==> flow/design.v <==
module mux2 #(parameter width = 16)
(
input sel,
input [width-1:0] a, b,
output logic [width-1:0] f
);
always_comb
begin
if (sel == 0)
f = a;
else
f = b;
end
endmodule
module mux4 #(parameter width = 16)
(
input [1:0] sel,
input [width-1:0] a, b, c, d,
output logic [width-1:0] f
);
always_comb
begin
if (sel == 2'b00)
f = a;
else if (sel == 2'b01)
f = b;
else if (sel == 2'b10)
f = c;
else
f = d;
end
endmodule
module register #(parameter width = 16)
(
    input clk,
    input load,
    input [width-1:0] in,
    output logic [width-1:0] out
);
logic [width-1:0] data;
always_ff @(posedge clk)
begin
    if (load)
    begin
        data <= in;
    end
end
always_comb
begin
    out = data;
end
endmodule
module array #(parameter width = 128, parameter has_reset = 0)
(
    input clk,
    input rst,
    input write,
    input logic [2:0] index,
    input [width-1:0] datain,
    output logic [width-1:0] dataout
);
logic [width-1:0] data [7:0];
always_ff @(posedge clk)
begin
    if (has_reset && rst)
    begin
        for (int i = 0; i < 8; i++)
        begin
            data[i] <= '0;
        end
    end
    else if (write == 1)
    begin
        data[index] <= datain;
    end
end
assign dataout = data[index];
endmodule
module cpudatainmux
(
	input [15:0] cpu_sel,
	input logic [127:0] dat_o_cpu,
	input logic [127:0] dat_i_cpu,
	output logic [127:0] cpudatainmux_out
);
mux2 #(.width (8)) cpudatainmux0
(
	.sel(cpu_sel[0]),
	.a(dat_o_cpu[7:0]), 
	.b(dat_i_cpu[7:0]),
	.f(cpudatainmux_out[7:0])
);
mux2 #(.width (8)) cpudatainmux1
(
	.sel(cpu_sel[1]),
	.a(dat_o_cpu[15:8]), 
	.b(dat_i_cpu[15:8]),
	.f(cpudatainmux_out[15:8])
);
mux2 #(.width (8)) cpudatainmux2
(
	.sel(cpu_sel[2]),
	.a(dat_o_cpu[23:16]), 
	.b(dat_i_cpu[23:16]),
	.f(cpudatainmux_out[23:16])
);
mux2 #(.width (8)) cpudatainmux3
(
	.sel(cpu_sel[3]),
	.a(dat_o_cpu[31:24]), 
	.b(dat_i_cpu[31:24]),
	.f(cpudatainmux_out[31:24])
);
mux2 #(.width (8)) cpudatainmux4
(
	.sel(cpu_sel[4]),
	.a(dat_o_cpu[39:32]), 
	.b(dat_i_cpu[39:32]),
	.f(cpudatainmux_out[39:32])
);
mux2 #(.width (8)) cpudatainmux5
(
	.sel(cpu_sel[5]),
	.a(dat_o_cpu[47:40]), 
	.b(dat_i_cpu[47:40]),
	.f(cpudatainmux_out[47:40])
);
mux2 #(.width (8)) cpudatainmux6
(
	.sel(cpu_sel[6]),
	.a(dat_o_cpu[55:48]), 
	.b(dat_i_cpu[55:48]),
	.f(cpudatainmux_out[55:48])
);
mux2 #(.width (8)) cpudatainmux7
(
	.sel(cpu_sel[7]),
	.a(dat_o_cpu[63:56]), 
	.b(dat_i_cpu[63:56]),
	.f(cpudatainmux_out[63:56])
);
mux2 #(.width (8)) cpudatainmux8
(
	.sel(cpu_sel[8]),
	.a(dat_o_cpu[71:64]), 
	.b(dat_i_cpu[71:64]),
	.f(cpudatainmux_out[71:64])
);
mux2 #(.width (8)) cpudatainmux9
(
	.sel(cpu_sel[9]),
	.a(dat_o_cpu[79:72]), 
	.b(dat_i_cpu[79:72]),
	.f(cpudatainmux_out[79:72])
);
mux2 #(.width (8)) cpudatainmux10
(
	.sel(cpu_sel[10]),
	.a(dat_o_cpu[87:80]), 
	.b(dat_i_cpu[87:80]),
	.f(cpudatainmux_out[87:80])
);
mux2 #(.width (8)) cpudatainmux11
(
	.sel(cpu_sel[11]),
	.a(dat_o_cpu[95:88]), 
	.b(dat_i_cpu[95:88]),
	.f(cpudatainmux_out[95:88])
);
mux2 #(.width (8)) cpudatainmux12
(
	.sel(cpu_sel[12]),
	.a(dat_o_cpu[103:96]), 
	.b(dat_i_cpu[103:96]),
	.f(cpudatainmux_out[103:96])
);
mux2 #(.width (8)) cpudatainmux13
(
	.sel(cpu_sel[13]),
	.a(dat_o_cpu[111:104]), 
	.b(dat_i_cpu[111:104]),
	.f(cpudatainmux_out[111:104])
);
mux2 #(.width (8)) cpudatainmux14
(
	.sel(cpu_sel[14]),
	.a(dat_o_cpu[119:112]), 
	.b(dat_i_cpu[119:112]),
	.f(cpudatainmux_out[119:112])
);
mux2 #(.width (8)) cpudatainmux15
(
	.sel(cpu_sel[15]),
	.a(dat_o_cpu[127:120]), 
	.b(dat_i_cpu[127:120]),
	.f(cpudatainmux_out[127:120])
);
endmodule
module cache_datapath
(
    input clk,
    input rst,
    input logic [15:0] adr_i_cpu_in,
	 input way0_write,
	 input v0_write,
	 input v0_in,
	 input dirty0_write,
	 input dirty0_in,
	 input way1_write,
	 input v1_write,
	 input v1_in,
	 input dirty1_write,
	 input dirty1_in,
	 input lru_write,
	 input lru_in,
	 output logic lru_out,
	 input datainmux_sel,
	 input memaddrmux_sel,
	 output logic dirty,
	 output logic hit,
	 output logic hit0,
	 output logic [127:0] dat_o_cpu,
	 input [15:0] cpu_sel,
	 input logic [127:0] dat_i_cpu_in,
	 output logic [127:0] dat_o_mem,
	 output logic [15:0] adr_o_mem,
	 input logic [127:0] dat_i_mem,
	 input load_mar,
	 input load_mdr,
	 input reginmux_sel,
	 input addrregmux_sel
);
logic [127:0] datainmux_out;
logic [127:0] data0_out;
logic [8:0] tag0_out;
logic valid0_out;
logic dirty0_out;
logic comp0_out;
logic [127:0] data1_out;
logic [8:0] tag1_out;
logic [8:0] tagmux_out;
logic valid1_out;
logic dirty1_out;
logic comp1_out;
logic hit1;
logic [15:0] write_back_addr;
logic [127:0] cpudatainmux_out;
logic [15:0] memaddrmux_out;
logic [127:0] memdatamux_out;
logic [15:0] adr_i_cpu;
logic [127:0] dat_i_cpu;
logic [15:0] mar_in;
logic [15:0] mar_out;
assign hit0 = (adr_i_cpu_in[15:7] == tag0_out) & valid0_out;
assign hit1 = (adr_i_cpu_in[15:7] == tag1_out) & valid1_out;
assign hit = hit0 | hit1;
assign write_back_addr = {tagmux_out,adr_i_cpu_in[6:4],4'b0000};
assign adr_o_mem = mar_out;
array #(.width(128)) data0
(
    .clk(clk),
    .rst(rst),
    .write(way0_write),
    .index(adr_i_cpu[6:4]),
    .datain(datainmux_out),
    .dataout(data0_out)
);
array #(.width(9)) tag0
(
    .clk(clk),
    .rst(rst),
    .write(way0_write),
    .index(adr_i_cpu[6:4]),
    .datain(adr_i_cpu[15:7]),
    .dataout(tag0_out)
);
array #(.width(1), .has_reset(1)) valid0
(
    .clk(clk),
    .rst(rst),
    .write(v0_write),
    .index(adr_i_cpu[6:4]),
    .datain(v0_in),
    .dataout(valid0_out)
);
array #(.width(1), .has_reset(1)) dirty0
(
    .clk(clk),
    .rst(rst),
    .write(dirty0_write),
    .index(adr_i_cpu[6:4]),
    .datain(dirty0_in),
    .dataout(dirty0_out)
);
array #(.width(128)) data1
(
    .clk(clk),
    .rst(rst),
    .write(way1_write),
    .index(adr_i_cpu[6:4]),
    .datain(datainmux_out),
    .dataout(data1_out)
);
array #(.width(9)) tag1
(
    .clk(clk),
    .rst(rst),
    .write(way1_write),
    .index(adr_i_cpu[6:4]),
    .datain(adr_i_cpu[15:7]),
    .dataout(tag1_out)
);
array #(.width(1), .has_reset(1)) valid1
(
    .clk(clk),
    .rst(rst),
    .write(v1_write),
    .index(adr_i_cpu[6:4]),
    .datain(v1_in),
    .dataout(valid1_out)
);
array #(.width(1), .has_reset(1)) dirty1
(
    .clk(clk),
    .rst(rst),
    .write(dirty1_write),
    .index(adr_i_cpu[6:4]),
    .datain(dirty1_in),
    .dataout(dirty1_out)
);
array #(.width(1), .has_reset(1)) lru
(
    .clk(clk),
    .rst(rst),
    .write(lru_write),
    .index(adr_i_cpu[6:4]),
    .datain(lru_in),
    .dataout(lru_out)
);
mux2 #(.width (128)) cpudatamux
(
	.sel(hit0),
	.a(data1_out), 
	.b(data0_out),
	.f(dat_o_cpu)
);
mux2 #(.width (128)) memdatamux
(
	.sel(lru_out),
	.a(data0_out), 
	.b(data1_out),
	.f(dat_o_mem)
);
mux2 #(.width (9)) tagmux
(
	.sel(lru_out),
	.a(tag0_out), 
	.b(tag1_out),
	.f(tagmux_out)
);
mux2 #(.width (1)) dirtymux
(
	.sel(lru_out),
	.a(dirty0_out), 
	.b(dirty1_out),
	.f(dirty)
);
mux2 #(.width (128)) datainmux
(
	.sel(datainmux_sel),
	.a(dat_i_mem), 
	.b(cpudatainmux_out),
	.f(datainmux_out)
);
cpudatainmux cpudatainmux1
(
	.cpu_sel,
	.dat_o_cpu,
	.dat_i_cpu,
	.cpudatainmux_out
);
assign dat_i_cpu = dat_i_cpu_in;
register #(.width(16)) mar
(
    .clk(clk),
    .load(load_mar),
    .in(mar_in),
    .out(mar_out)
);
mux2 #(.width (16)) addrregmux
(
	.sel(addrregmux_sel),
	.a(adr_i_cpu_in), 
	.b(mar_out),
	.f(adr_i_cpu)
);
mux2 #(.width (16)) reginmux
(
	.sel(reginmux_sel),
	.a(adr_i_cpu_in), 
	.b(write_back_addr),
	.f(mar_in)
);
endmodule
module cache_control
(
	 input clk,
	 input rst,
	 output logic way0_write,
	 output logic v0_write,
	 output logic v0_in,
	 output logic dirty0_write,
	 output logic dirty0_in,
	 output logic way1_write,
	 output logic v1_write,
	 output logic v1_in,
	 output logic dirty1_write,
	 output logic dirty1_in,
	 output logic lru_write,
	 output logic lru_in,
	 input lru_out,
	 output logic datainmux_sel,
	 output logic memaddrmux_sel,
	 input dirty,
	 input hit,
	 input hit0,
	 input mem_ack,
	 input mem_rty,
	 output logic mem_cyc,
	 output logic mem_stb,
	 output logic mem_we,
	 input cpu_cyc,
	 input cpu_stb,
	 input cpu_we,
	 output logic cpu_ack,
	 output logic load_mdr,
	 output logic reginmux_sel,
	 output logic addrregmux_sel,
	 output logic load_mar
);
localparam [1:0] hit_idle   = 2'd0,
                 allocate   = 2'd1,
                 write_back = 2'd2,
                 strobe     = 2'd3;
logic [1:0] state, next_states;
always_comb
begin : state_actions
	 way0_write = 1'b0;
	 v0_write = 1'b0;
	 v0_in = 1'b0;
	 dirty0_write= 1'b0;
	 dirty0_in= 1'b0;
	 way1_write = 1'b0;
	 v1_write= 1'b0;
	 v1_in= 1'b0;
	 dirty1_write= 1'b0;
	 dirty1_in= 1'b0;
	 lru_write= 1'b0;
	 lru_in = 1'b0;
	 datainmux_sel= 1'b0;
	 memaddrmux_sel= 1'b0;
	 mem_cyc = 1'b0;
	 mem_stb = 1'b0;
	 mem_we = 1'b0;
	 cpu_ack = 1'b0;
	load_mdr = (cpu_cyc & cpu_stb);
	addrregmux_sel = 1'b0;
	 case(state)
		hit_idle: begin
			if (cpu_cyc & cpu_stb  & hit ) begin
				if (hit0) begin
					lru_in = 1;
					lru_write = 1;
				end
				else begin
					lru_in = 0;
					lru_write = 1;
				end
				if (cpu_we) begin
					datainmux_sel = 1;
					if(hit0) begin
						way0_write = 1;
						v0_write = 1;
						v0_in = 1;
						dirty0_write= 1;
						dirty0_in= 1;
					end
					else begin
						way1_write = 1;
						v1_write = 1;
						v1_in = 1;
						dirty1_write= 1;
						dirty1_in= 1;
					end
				end
				cpu_ack = 1'b1;
			end
		end
		allocate: begin
			mem_cyc = 1;
			mem_stb = 1;
			mem_we = 0;
			addrregmux_sel = 1;
			if(lru_out == 0) begin
				way0_write = 1;
				v0_write = 1;
				v0_in = 1;
				dirty0_write= 1;
				dirty0_in= 0;
			end
			else begin
				way1_write = 1;
				v1_write = 1;
				v1_in = 1;
				dirty1_write= 1;
				dirty1_in= 0;
			end
		end
		write_back: begin
		addrregmux_sel = 1;
			memaddrmux_sel = 1;
			mem_we = 1;
			mem_cyc = 1;
			mem_stb = 1;
		end
		strobe: begin
			mem_cyc = 0;
			mem_stb = 0;
		end
		default:  ;
	endcase
end
always_comb
begin : next_state_logic
	  next_states = state;
	  reginmux_sel = 0;
	  load_mar = 0;
	  case(state)
		hit_idle:	
			if(cpu_cyc & cpu_stb) begin
					if(hit == 1) next_states = hit_idle;
						else begin 
							load_mar = 1;
							if(dirty == 0) 
							begin
								next_states = allocate;
							end
							else 
							begin
								next_states = write_back;
								reginmux_sel = 1;
							end
						end
			end
		allocate: if (mem_ack == 0) next_states = allocate;
						else next_states = hit_idle;
		write_back: if (mem_ack == 0) next_states = write_back;
						else next_states = strobe;
		strobe: begin
			load_mar = 1;
			next_states = allocate;
		end
	endcase
end
always_ff @(posedge clk)
begin: next_state_assignment
	 if (rst)
		state <= hit_idle;
	 else
		state <= next_states;
end
endmodule
module cache
(
    input clk,
    input rst,
    input  [11:0]  cpu_adr,
    input  [127:0] cpu_dat_m,
    input  [15:0]  cpu_sel,
    input          cpu_cyc,
    input          cpu_stb,
    input          cpu_we,
    output [127:0] cpu_dat_s,
    output         cpu_ack,
    output         cpu_rty,
    output [11:0]  mem_adr,
    output [127:0] mem_dat_m,
    output [15:0]  mem_sel,
    output         mem_cyc,
    output         mem_stb,
    output         mem_we,
    input  [127:0] mem_dat_s,
    input          mem_ack,
    input          mem_rty
);
logic way0_write;
logic v0_write;
logic v0_in;
logic dirty0_write;
logic dirty0_in;
logic way1_write;
logic v1_write;
logic v1_in;
logic dirty1_write;
logic dirty1_in;
logic lru_write;
logic lru_in;
logic lru_out;
logic datainmux_sel;
logic memaddrmux_sel;
logic dirty;
logic hit;
logic hit0;
logic load_mar;
logic load_mdr;
logic [15:0] adr_i_cpu;
logic [15:0] adr_o_mem;
logic reginmux_sel;
logic addrregmux_sel;
assign cpu_rty = cpu_stb & cpu_cyc & (!cpu_ack);
assign adr_i_cpu = {cpu_adr,4'b0000};
assign mem_sel = 16'b1111111111111111;
assign mem_adr = adr_o_mem[15:4];
cache_control cache_controller
(
	 .clk(clk),
	 .rst(rst),
	 .way0_write,
	 .v0_write,
	 .v0_in,
	 .dirty0_write,
	 .dirty0_in,
	 .way1_write,
	 .v1_write,
	 .v1_in,
	 .dirty1_write,
	 .dirty1_in,
	 .lru_write,
	 .lru_in,
	 .lru_out,
	 .datainmux_sel,
	 .memaddrmux_sel,
	 .dirty,
	 .hit,
	 .hit0,
	 .mem_ack,
	 .mem_rty,
	 .mem_cyc,
	 .mem_stb,
	 .mem_we,
	 .cpu_cyc,
	 .cpu_stb,
	 .cpu_we,
	 .cpu_ack,
	 .load_mar,
	 .load_mdr,
	 .reginmux_sel,
	 .addrregmux_sel
);
cache_datapath cache_datapath1
(
    .clk(clk),
    .rst(rst),
    .adr_i_cpu_in(adr_i_cpu),
	 .way0_write,
	 .v0_write,
	 .v0_in,
	 .dirty0_write,
	 .dirty0_in,
	 .way1_write,
	 .v1_write,
	 .v1_in,
	 .dirty1_write,
	 .dirty1_in,
	 .lru_write,
	 .lru_in,
	 .lru_out,
	 .datainmux_sel,
	 .memaddrmux_sel,
	 .dirty,
	 .hit,
	 .hit0,
	 .dat_o_cpu(cpu_dat_s),
	 .cpu_sel,
	 .dat_i_cpu_in(cpu_dat_m),
	 .dat_o_mem(mem_dat_m),
	 .adr_o_mem,
	 .dat_i_mem(mem_dat_s),
	 .load_mar,
	 .load_mdr,
	 .reginmux_sel,
	 .addrregmux_sel
);
endmodule
Step by step through the tools: cache
Module cache before and after one edit of its RTL, step after step.
Lines under "orig" count in the file above, lines under "edited" in the edited file.
"delta": "edited" minus "orig" as printed here.
Cell names lack the library's common part.
{"block": "design", "top": "cache", "clock_port": "clk", "library": "sky130hd", "lib_corner": "tt_025C_1v80"}

Edit of the RTL
The edit as a unified diff against the file above.
A script made this edit. It changes what the design does and was not meant as an optimisation.
begin of diff
@@ -618,5 +618,5 @@
 logic reginmux_sel;
 logic addrregmux_sel;
-assign cpu_rty = cpu_stb & cpu_cyc & (!cpu_ack);
+assign cpu_rty = cpu_stb & cpu_cyc ^ (!cpu_ack);
 assign adr_i_cpu = {cpu_adr,4'b0000};
 assign mem_sel = 16'b1111111111111111;
end of diff

Elaborated design
Source: Yosys, flattened and elaborated, memories not mapped. Widths are those after wreduce. Registers that Yosys merges into a memory's read port (data or address) are not register bits. Print and check cells do not count. Equal cells are merged and count once.
Yosys's memory passes give these memory sizes; they may raise the number of words (mostly to a power of two), join words into wider ones and drop unused or constant bits.
{"block": "bits", "element": "register_bits", "orig": 18, "edited": 18, "delta": 0}
{"block": "bits", "element": "ram_bits", "orig": 2232, "edited": 2232, "delta": 0}
{"block": "bits", "element": "mem_count", "orig": 9, "edited": 9, "delta": 0}
{"block": "bits", "element": "elab_cells", "orig": 125, "edited": 125, "delta": 0}
{"block": "op_classes", "element": "eq_ne", "orig": 6, "edited": 6, "delta": 0}
{"block": "op_classes", "element": "muxes", "orig": 93, "edited": 93, "delta": 0}
{"block": "op_classes", "element": "n_logic", "orig": 6, "edited": 6, "delta": 0}
{"block": "op_classes", "element": "reduce_and_logical", "orig": 9, "edited": 9, "delta": 0}
{"block": "op_table", "cell": "1-bit AND", "orig": 5, "edited": 4, "delta": -1}
{"block": "op_table", "cell": "1-bit XOR", "orig": 0, "edited": 1, "delta": 1}
Unchanged operator kinds not shown: 20.

Depth
Longest topological path by Yosys (ltp), each cell counted once; first at word level (registers and memories cut), then after technology mapping (sequential cells cut; the memories' decode and read muxes count).
{"block": "logic_depth", "element": "depth_word", "orig": 9, "edited": 9, "delta": 0}
{"block": "logic_depth", "element": "abc_area", "orig": "0", "edited": "0"}
{"block": "logic_depth", "element": "depth_mapped", "orig": 19, "edited": 18, "delta": -1}

After synthesis
Source: synth_stat.txt of the flow (Yosys; design flattened, memories mapped). It holds for the ABC_AREA given above (unset counts as 0); a run with the other value may have another netlist.
{"block": "types", "type": "a22oi_1", "orig": 442, "edited": 103, "delta": -339}
{"block": "types", "type": "nor3_1", "orig": 96, "edited": 286, "delta": 190}
{"block": "types", "type": "a222oi_1", "orig": 121, "edited": 240, "delta": 119}
{"block": "types", "type": "a21oi_1", "orig": 264, "edited": 381, "delta": 117}
{"block": "types", "type": "o41ai_4", "orig": 1, "edited": 92, "delta": 91}
{"block": "types", "type": "o211ai_2", "orig": 0, "edited": 90, "delta": 90}
{"block": "types", "type": "buf_2", "orig": 311, "edited": 230, "delta": -81}
{"block": "types", "type": "o311ai_0", "orig": 78, "edited": 0, "delta": -78}
{"block": "types", "type": "o31ai_2", "orig": 67, "edited": 1, "delta": -66}
{"block": "types", "type": "a22o_1", "orig": 153, "edited": 217, "delta": 64}
{"block": "types", "type": "and2_1", "orig": 56, "edited": 119, "delta": 63}
{"block": "types", "type": "and3_1", "orig": 100, "edited": 40, "delta": -60}
{"block": "types", "type": "a221oi_1", "orig": 155, "edited": 103, "delta": -52}
{"block": "types", "type": "o22ai_1", "orig": 62, "edited": 18, "delta": -44}
{"block": "types", "type": "a31o_2", "orig": 44, "edited": 1, "delta": -43}
{"block": "types", "type": "o311a_1", "orig": 43, "edited": 1, "delta": -42}
{"block": "types", "type": "buf_6", "orig": 12, "edited": 54, "delta": 42}
{"block": "types", "type": "o211ai_1", "orig": 1, "edited": 41, "delta": 40}
Unchanged cell types not shown: 8.
The list need not be complete.
{"block": "mapped", "element": "cells", "orig": 8550, "edited": 8556, "delta": 6}
{"block": "mapped", "element": "yosys_area_um2", "orig": 101730.1, "edited": 103335.4, "delta": 1605.3}
{"block": "mapped", "element": "seqArea_um2", "orig": 67304.6, "edited": 67304.6, "delta": 0.0}
{"block": "mapped", "element": "ffs", "orig": 2248, "edited": 2248, "delta": 0}
The figures by module come from a second, unflattened synthesis with its own total; it is not the netlist above.
{"block": "hier_totals", "element": "hier_cells", "orig": 7520, "edited": 7521, "delta": 1}
{"block": "hier_totals", "element": "area_unflattened_um2", "orig": 109112.1, "edited": 109115.9, "delta": 3.8}
Rows give one instance, submodules left out.
{"block": "modules_orig", "mod": "array (width=128)", "n_inst": 2, "n_cells": 3072, "mod_area_um2": 45610.0, "mod_seq_area_um2": 30749.5}
{"block": "modules_orig", "mod": "array (width=9)", "n_inst": 2, "n_cells": 226, "mod_area_um2": 3343.2, "mod_seq_area_um2": 2162.1}
{"block": "modules_orig", "mod": "mux2 (width=128)", "n_inst": 3, "n_cells": 142, "mod_area_um2": 1619.1, "mod_seq_area_um2": 0.0}
{"block": "modules_orig", "mod": "array", "n_inst": 5, "n_cells": 40, "mod_area_um2": 479.2, "mod_seq_area_um2": 240.2}
{"block": "modules_orig", "mod": "mux2 (width=8)", "n_inst": 16, "n_cells": 9, "mod_area_um2": 131.4, "mod_seq_area_um2": 0.0}
{"block": "modules_orig", "mod": "mux2 (width=16)", "n_inst": 2, "n_cells": 18, "mod_area_um2": 249.0, "mod_seq_area_um2": 0.0}
{"block": "modules_orig", "mod": "register (width=16)", "n_inst": 1, "n_cells": 16, "mod_area_um2": 480.5, "mod_seq_area_um2": 480.5}
{"block": "modules_orig", "mod": "cache_control", "n_inst": 1, "n_cells": 46, "mod_area_um2": 364.1, "mod_seq_area_um2": 80.1}
{"block": "modules_orig", "mod": "cache_datapath", "n_inst": 1, "n_cells": 26, "mod_area_um2": 210.2, "mod_seq_area_um2": 0.0}
{"block": "modules_orig", "mod": "mux2 (width=9)", "n_inst": 1, "n_cells": 10, "mod_area_um2": 146.4, "mod_seq_area_um2": 0.0}
{"block": "modules_orig", "mod": "cache", "n_inst": 1, "n_cells": 19, "mod_area_um2": 136.4, "mod_seq_area_um2": 0.0}
{"block": "modules_orig", "mod": "mux2 (width=1)", "n_inst": 1, "n_cells": 1, "mod_area_um2": 15.0, "mod_seq_area_um2": 0.0}
{"block": "modules_orig", "mod": "cpudatainmux", "n_inst": 1, "n_cells": 0, "mod_area_um2": 0.0, "mod_seq_area_um2": 0.0}
{"block": "modules_edited", "mod": "array (width=128)", "n_inst": 2, "n_cells": 3072, "mod_area_um2": 45610.0, "mod_seq_area_um2": 30749.5}
{"block": "modules_edited", "mod": "array (width=9)", "n_inst": 2, "n_cells": 226, "mod_area_um2": 3343.2, "mod_seq_area_um2": 2162.1}
{"block": "modules_edited", "mod": "mux2 (width=128)", "n_inst": 3, "n_cells": 142, "mod_area_um2": 1619.1, "mod_seq_area_um2": 0.0}
{"block": "modules_edited", "mod": "array", "n_inst": 5, "n_cells": 40, "mod_area_um2": 479.2, "mod_seq_area_um2": 240.2}
{"block": "modules_edited", "mod": "mux2 (width=8)", "n_inst": 16, "n_cells": 9, "mod_area_um2": 131.4, "mod_seq_area_um2": 0.0}
{"block": "modules_edited", "mod": "mux2 (width=16)", "n_inst": 2, "n_cells": 18, "mod_area_um2": 249.0, "mod_seq_area_um2": 0.0}
{"block": "modules_edited", "mod": "register (width=16)", "n_inst": 1, "n_cells": 16, "mod_area_um2": 480.5, "mod_seq_area_um2": 480.5}
{"block": "modules_edited", "mod": "cache_control", "n_inst": 1, "n_cells": 46, "mod_area_um2": 364.1, "mod_seq_area_um2": 80.1}
{"block": "modules_edited", "mod": "cache_datapath", "n_inst": 1, "n_cells": 26, "mod_area_um2": 210.2, "mod_seq_area_um2": 0.0}
{"block": "modules_edited", "mod": "mux2 (width=9)", "n_inst": 1, "n_cells": 10, "mod_area_um2": 146.4, "mod_seq_area_um2": 0.0}
{"block": "modules_edited", "mod": "cache", "n_inst": 1, "n_cells": 20, "mod_area_um2": 140.1, "mod_seq_area_um2": 0.0}
{"block": "modules_edited", "mod": "mux2 (width=1)", "n_inst": 1, "n_cells": 1, "mod_area_um2": 15.0, "mod_seq_area_um2": 0.0}
{"block": "modules_edited", "mod": "cpudatainmux", "n_inst": 1, "n_cells": 0, "mod_area_um2": 0.0, "mod_seq_area_um2": 0.0}

Timing after synthesis
OpenSTA on the mapped netlist: ideal clock, no wires. The path of least setup slack (recovery checks aside). Input and output delay are each 20% of the period. Register names are those of the netlist, which keeps one name where synthesis merged equal registers.
{"block": "synth_timing", "element": "path_type", "orig": "in2reg", "edited": "in2reg"}
{"block": "synth_timing", "element": "start", "orig": "in cpu_adr[0]", "edited": "in cpu_adr[0]"}
{"block": "synth_timing", "element": "end", "orig": "mem cache_datapath1.data1.data[5][0]", "edited": "mem cache_datapath1.data1.data[0][0]"}
{"block": "synth_timing", "element": "period_ps", "orig": 7500, "edited": 7500, "delta": 0}
{"block": "synth_timing", "element": "arrival_time_ps", "orig": 6864, "edited": 7104, "delta": 240}
{"block": "synth_timing", "element": "required_ps", "orig": 7010, "edited": 7010, "delta": 0}
{"block": "synth_timing", "element": "path_slack_ps", "orig": 146, "edited": -94, "delta": -240}
{"block": "synth_timing", "element": "path_delay_ps", "orig": 5854, "edited": 6094, "delta": 240}
{"block": "synth_timing", "element": "driving_pins", "orig": 14, "edited": 17, "delta": 3}
{"block": "synth_timing", "element": "n_path_buf", "orig": 4, "edited": 7, "delta": 3}
{"block": "synth_timing", "element": "synth_period_reached_ps", "orig": 7354, "edited": 7594, "delta": 240}
"path_delay_ps" = arrival - input delay + setup time.
"driving_pins": output pins that drive a net of the path, with the launching flip-flop's if there is one; two outputs of one cell count as two.
"synth_period_reached_ps" is the clock period less the worst setup slack; recovery checks do not enter. This is arithmetic on one report: input and output delays are still those of the set period (20% each).
{"block": "synth_via_orig", "path_cell_list": "o21ai_1 clkbuf_1 and3_1 a211oi_1 or4_1 xnor2_1 nor3_2 nand3_1 buf_2 o41ai_4 nand2_1 clkbuf_1 buf_2 inv_1"}
{"block": "synth_rtl_orig", "element": "start: declaration", "line": 577, "text": "input  [11:0]  cpu_adr,"}
{"block": "synth_rtl_orig", "element": "end: declaration", "line": 62, "text": "logic [width-1:0] data [7:0];"}
orig: Chain of elaborated cells between the ends: none given.
{"block": "synth_via_edited", "path_cell_list": "o21ai_0 buf_2 clkbuf_1 buf_2 buf_1 a21oi_1 o21ai_0 nand4_1 xor2_1 nand4_1 or4b_4 o21ai_4 buf_6 nand2_1 buf_2 buf_2 inv_1"}
{"block": "synth_rtl_edited", "element": "start: declaration", "line": 577, "text": "input  [11:0]  cpu_adr,"}
{"block": "synth_rtl_edited", "element": "end: declaration", "line": 62, "text": "logic [width-1:0] data [7:0];"}
edited: Chain of elaborated cells between the ends: none given.

Path in the finished layout
From the final timing report of the runs of pair A: the path of least setup slack in the routed layout; clock arrival at registers is part of the times.
The report prints the path's times to 10 ps; the period is as set.
{"block": "layout_timing", "element": "path_type", "orig": "in2out", "edited": "in2out"}
{"block": "layout_timing", "element": "start", "orig": "in cpu_adr[0]", "edited": "in cpu_adr[0]"}
{"block": "layout_timing", "element": "end", "orig": "out cpu_dat_s[49]", "edited": "out cpu_dat_s[93]"}
{"block": "layout_timing", "element": "period_ps", "orig": 7500, "edited": 7500, "delta": 0}
{"block": "layout_timing", "element": "output_delay_ps", "orig": 1500, "edited": 1500, "delta": 0}
{"block": "layout_timing", "element": "arrival_time_ps", "orig": 5650, "edited": 5710, "delta": 60}
{"block": "layout_timing", "element": "required_ps", "orig": 6000, "edited": 6000, "delta": 0}
{"block": "layout_timing", "element": "path_slack_ps", "orig": 350, "edited": 290, "delta": -60}
{"block": "layout_timing", "element": "driving_pins", "orig": 14, "edited": 13, "delta": -1}
{"block": "layout_timing", "element": "n_path_buf", "orig": 5, "edited": 5, "delta": 0}
Between the ends stands the longest chain of elaborated cells between them, by number of cells; it is not shown to be the way that was timed. Of several equally long chains one is given.
Each line given opens the expression or statement behind the cell; cells for indexed reads and writes are added by Yosys, which also makes memories of some case tables.
The chain passes a memory read, where the word-level depth is cut; so it can be longer than that depth.
{"block": "layout_via_orig", "path_cell_list": "clkdlybuf4s50_1 o21ai_2 nand2_4 buf_12 a211oi_1 or4_1 xor2_1 o211ai_4 nor3_4 buf_12 buf_12 nor2_1 a21oi_1 clkdlybuf4s50_1", "elab_chain_len": 5}
{"block": "layout_rtl_orig", "element": "start: declaration", "line": 577, "text": "input  [11:0]  cpu_adr,"}
{"block": "layout_rtl_orig", "element": "16-bit 2-to-1 mux", "line": 9, "text": "if (sel == 0)"}
{"block": "layout_rtl_orig", "element": "memory 8 x 9 bit", "line": 62, "text": "logic [width-1:0] data [7:0];"}
{"block": "layout_rtl_orig", "element": "9-bit equality test", "line": 254, "text": "assign hit0 = (adr_i_cpu_in[15:7] == tag0_out) & valid0_out;"}
{"block": "layout_rtl_orig", "element": "1-bit AND", "line": 254}
{"block": "layout_rtl_orig", "element": "128-bit 2-to-1 mux", "line": 9}
{"block": "layout_rtl_orig", "element": "end: declaration", "line": 583, "text": "output [127:0] cpu_dat_s,"}
{"block": "layout_via_edited", "path_cell_list": "clkdlybuf4s50_1 o21ai_4 and3_1 a211oi_1 or4_1 xor2_1 nand4_1 nor4b_4 buf_4 buf_12 buf_12 mux2i_1 clkdlybuf4s50_1", "elab_chain_len": 5}
{"block": "layout_rtl_edited", "element": "start: declaration", "line": 577, "text": "input  [11:0]  cpu_adr,"}
{"block": "layout_rtl_edited", "element": "16-bit 2-to-1 mux", "line": 9, "text": "if (sel == 0)"}
{"block": "layout_rtl_edited", "element": "memory 8 x 9 bit", "line": 62, "text": "logic [width-1:0] data [7:0];"}
{"block": "layout_rtl_edited", "element": "9-bit equality test", "line": 254, "text": "assign hit0 = (adr_i_cpu_in[15:7] == tag0_out) & valid0_out;"}
{"block": "layout_rtl_edited", "element": "1-bit AND", "line": 254}
{"block": "layout_rtl_edited", "element": "128-bit 2-to-1 mux", "line": 9}
{"block": "layout_rtl_edited", "element": "end: declaration", "line": 583, "text": "output [127:0] cpu_dat_s,"}

Flow runs
Both versions went through the flow (Yosys, OpenROAD) with the same settings in each pair. Constraints: input delay and output delay 20% of the set period each, output load 0.01 pF.
{"block": "flow_settings_pair_A", "CORE_UTILIZATION": 40, "PLACE_DENSITY": 0.6, "SETUP_SLACK_MARGIN": 0.2, "period_ns": 7.5, "CAP_MARGIN": 20, "CORE_MARGIN": 2, "SLEW_MARGIN": 20}
{"block": "results_pair_A", "element": "ys_area_um2", "orig": 101730.1, "edited": 103335.4, "delta": 1605.3}
{"block": "results_pair_A", "element": "die_footprint_um2", "orig": 258374.0, "edited": 262421.0, "delta": 4047.0}
{"block": "results_pair_A", "element": "final_cell_area_um2", "orig": 120536.0, "edited": 121650.0, "delta": 1114.0}
{"block": "results_pair_A", "element": "fin_util_pct", "orig": 47.6, "edited": 47.3, "delta": -0.3}
{"block": "results_pair_A", "element": "setup_worst_slack_ps", "orig": 354, "edited": 294, "delta": -60}
{"block": "results_pair_A", "element": "setupTns_ps", "orig": 0, "edited": 0, "delta": 0}
{"block": "results_pair_A", "element": "worst_hold_slack_ps", "orig": 452, "edited": 458, "delta": 6}
{"block": "results_pair_A", "element": "fin_power_mw", "orig": 27.753, "edited": 29.335, "delta": 1.582}
{"block": "results_pair_A", "element": "period_reached_ps", "orig": 7146, "edited": 7206, "delta": 60}
{"block": "flow_settings_pair_B", "CELL_PAD_IN_SITES_DETAIL_PLACEMENT": 1, "CELL_PAD_IN_SITES_GLOBAL_PLACEMENT": 0, "CORE_ASPECT_RATIO": 1.57, "CORE_UTILIZATION": 33, "CTS_CLUSTER_DIAMETER": 34, "MAX_ROUTING_LAYER": "met5", "PLACE_DENSITY_LB_ADDON": 0.0, "SETUP_SLACK_MARGIN": 2.12, "period_ns": 8.52, "CAP_MARGIN": 20, "CORE_MARGIN": 2, "SLEW_MARGIN": 20}
{"block": "results_pair_B", "element": "ys_area_um2", "orig": 101730.1, "edited": 103335.4, "delta": 1605.3}
{"block": "results_pair_B", "element": "die_footprint_um2", "orig": 312842.0, "edited": 317745.0, "delta": 4903.0}
{"block": "results_pair_B", "element": "final_cell_area_um2", "orig": 132799.0, "edited": 132212.0, "delta": -587.0}
{"block": "results_pair_B", "element": "fin_util_pct", "orig": 43.3, "edited": 42.4, "delta": -0.9}
{"block": "results_pair_B", "element": "setup_worst_slack_ps", "orig": 1978, "edited": 1889, "delta": -89}
{"block": "results_pair_B", "element": "setupTns_ps", "orig": 0, "edited": 0, "delta": 0}
{"block": "results_pair_B", "element": "worst_hold_slack_ps", "orig": 467, "edited": 466, "delta": -1}
{"block": "results_pair_B", "element": "fin_power_mw", "orig": 30.743, "edited": 32.105, "delta": 1.362}
{"block": "results_pair_B", "element": "period_reached_ps", "orig": 6542, "edited": 6631, "delta": 89}
"period_reached_ps": clock period set for the run, less the worst setup slack. It is reckoned from that one timing run; input and output delays stay at 20% of the period that was set.
"fin_power_mw" is the tool's figure for a default switching activity; nothing was simulated.
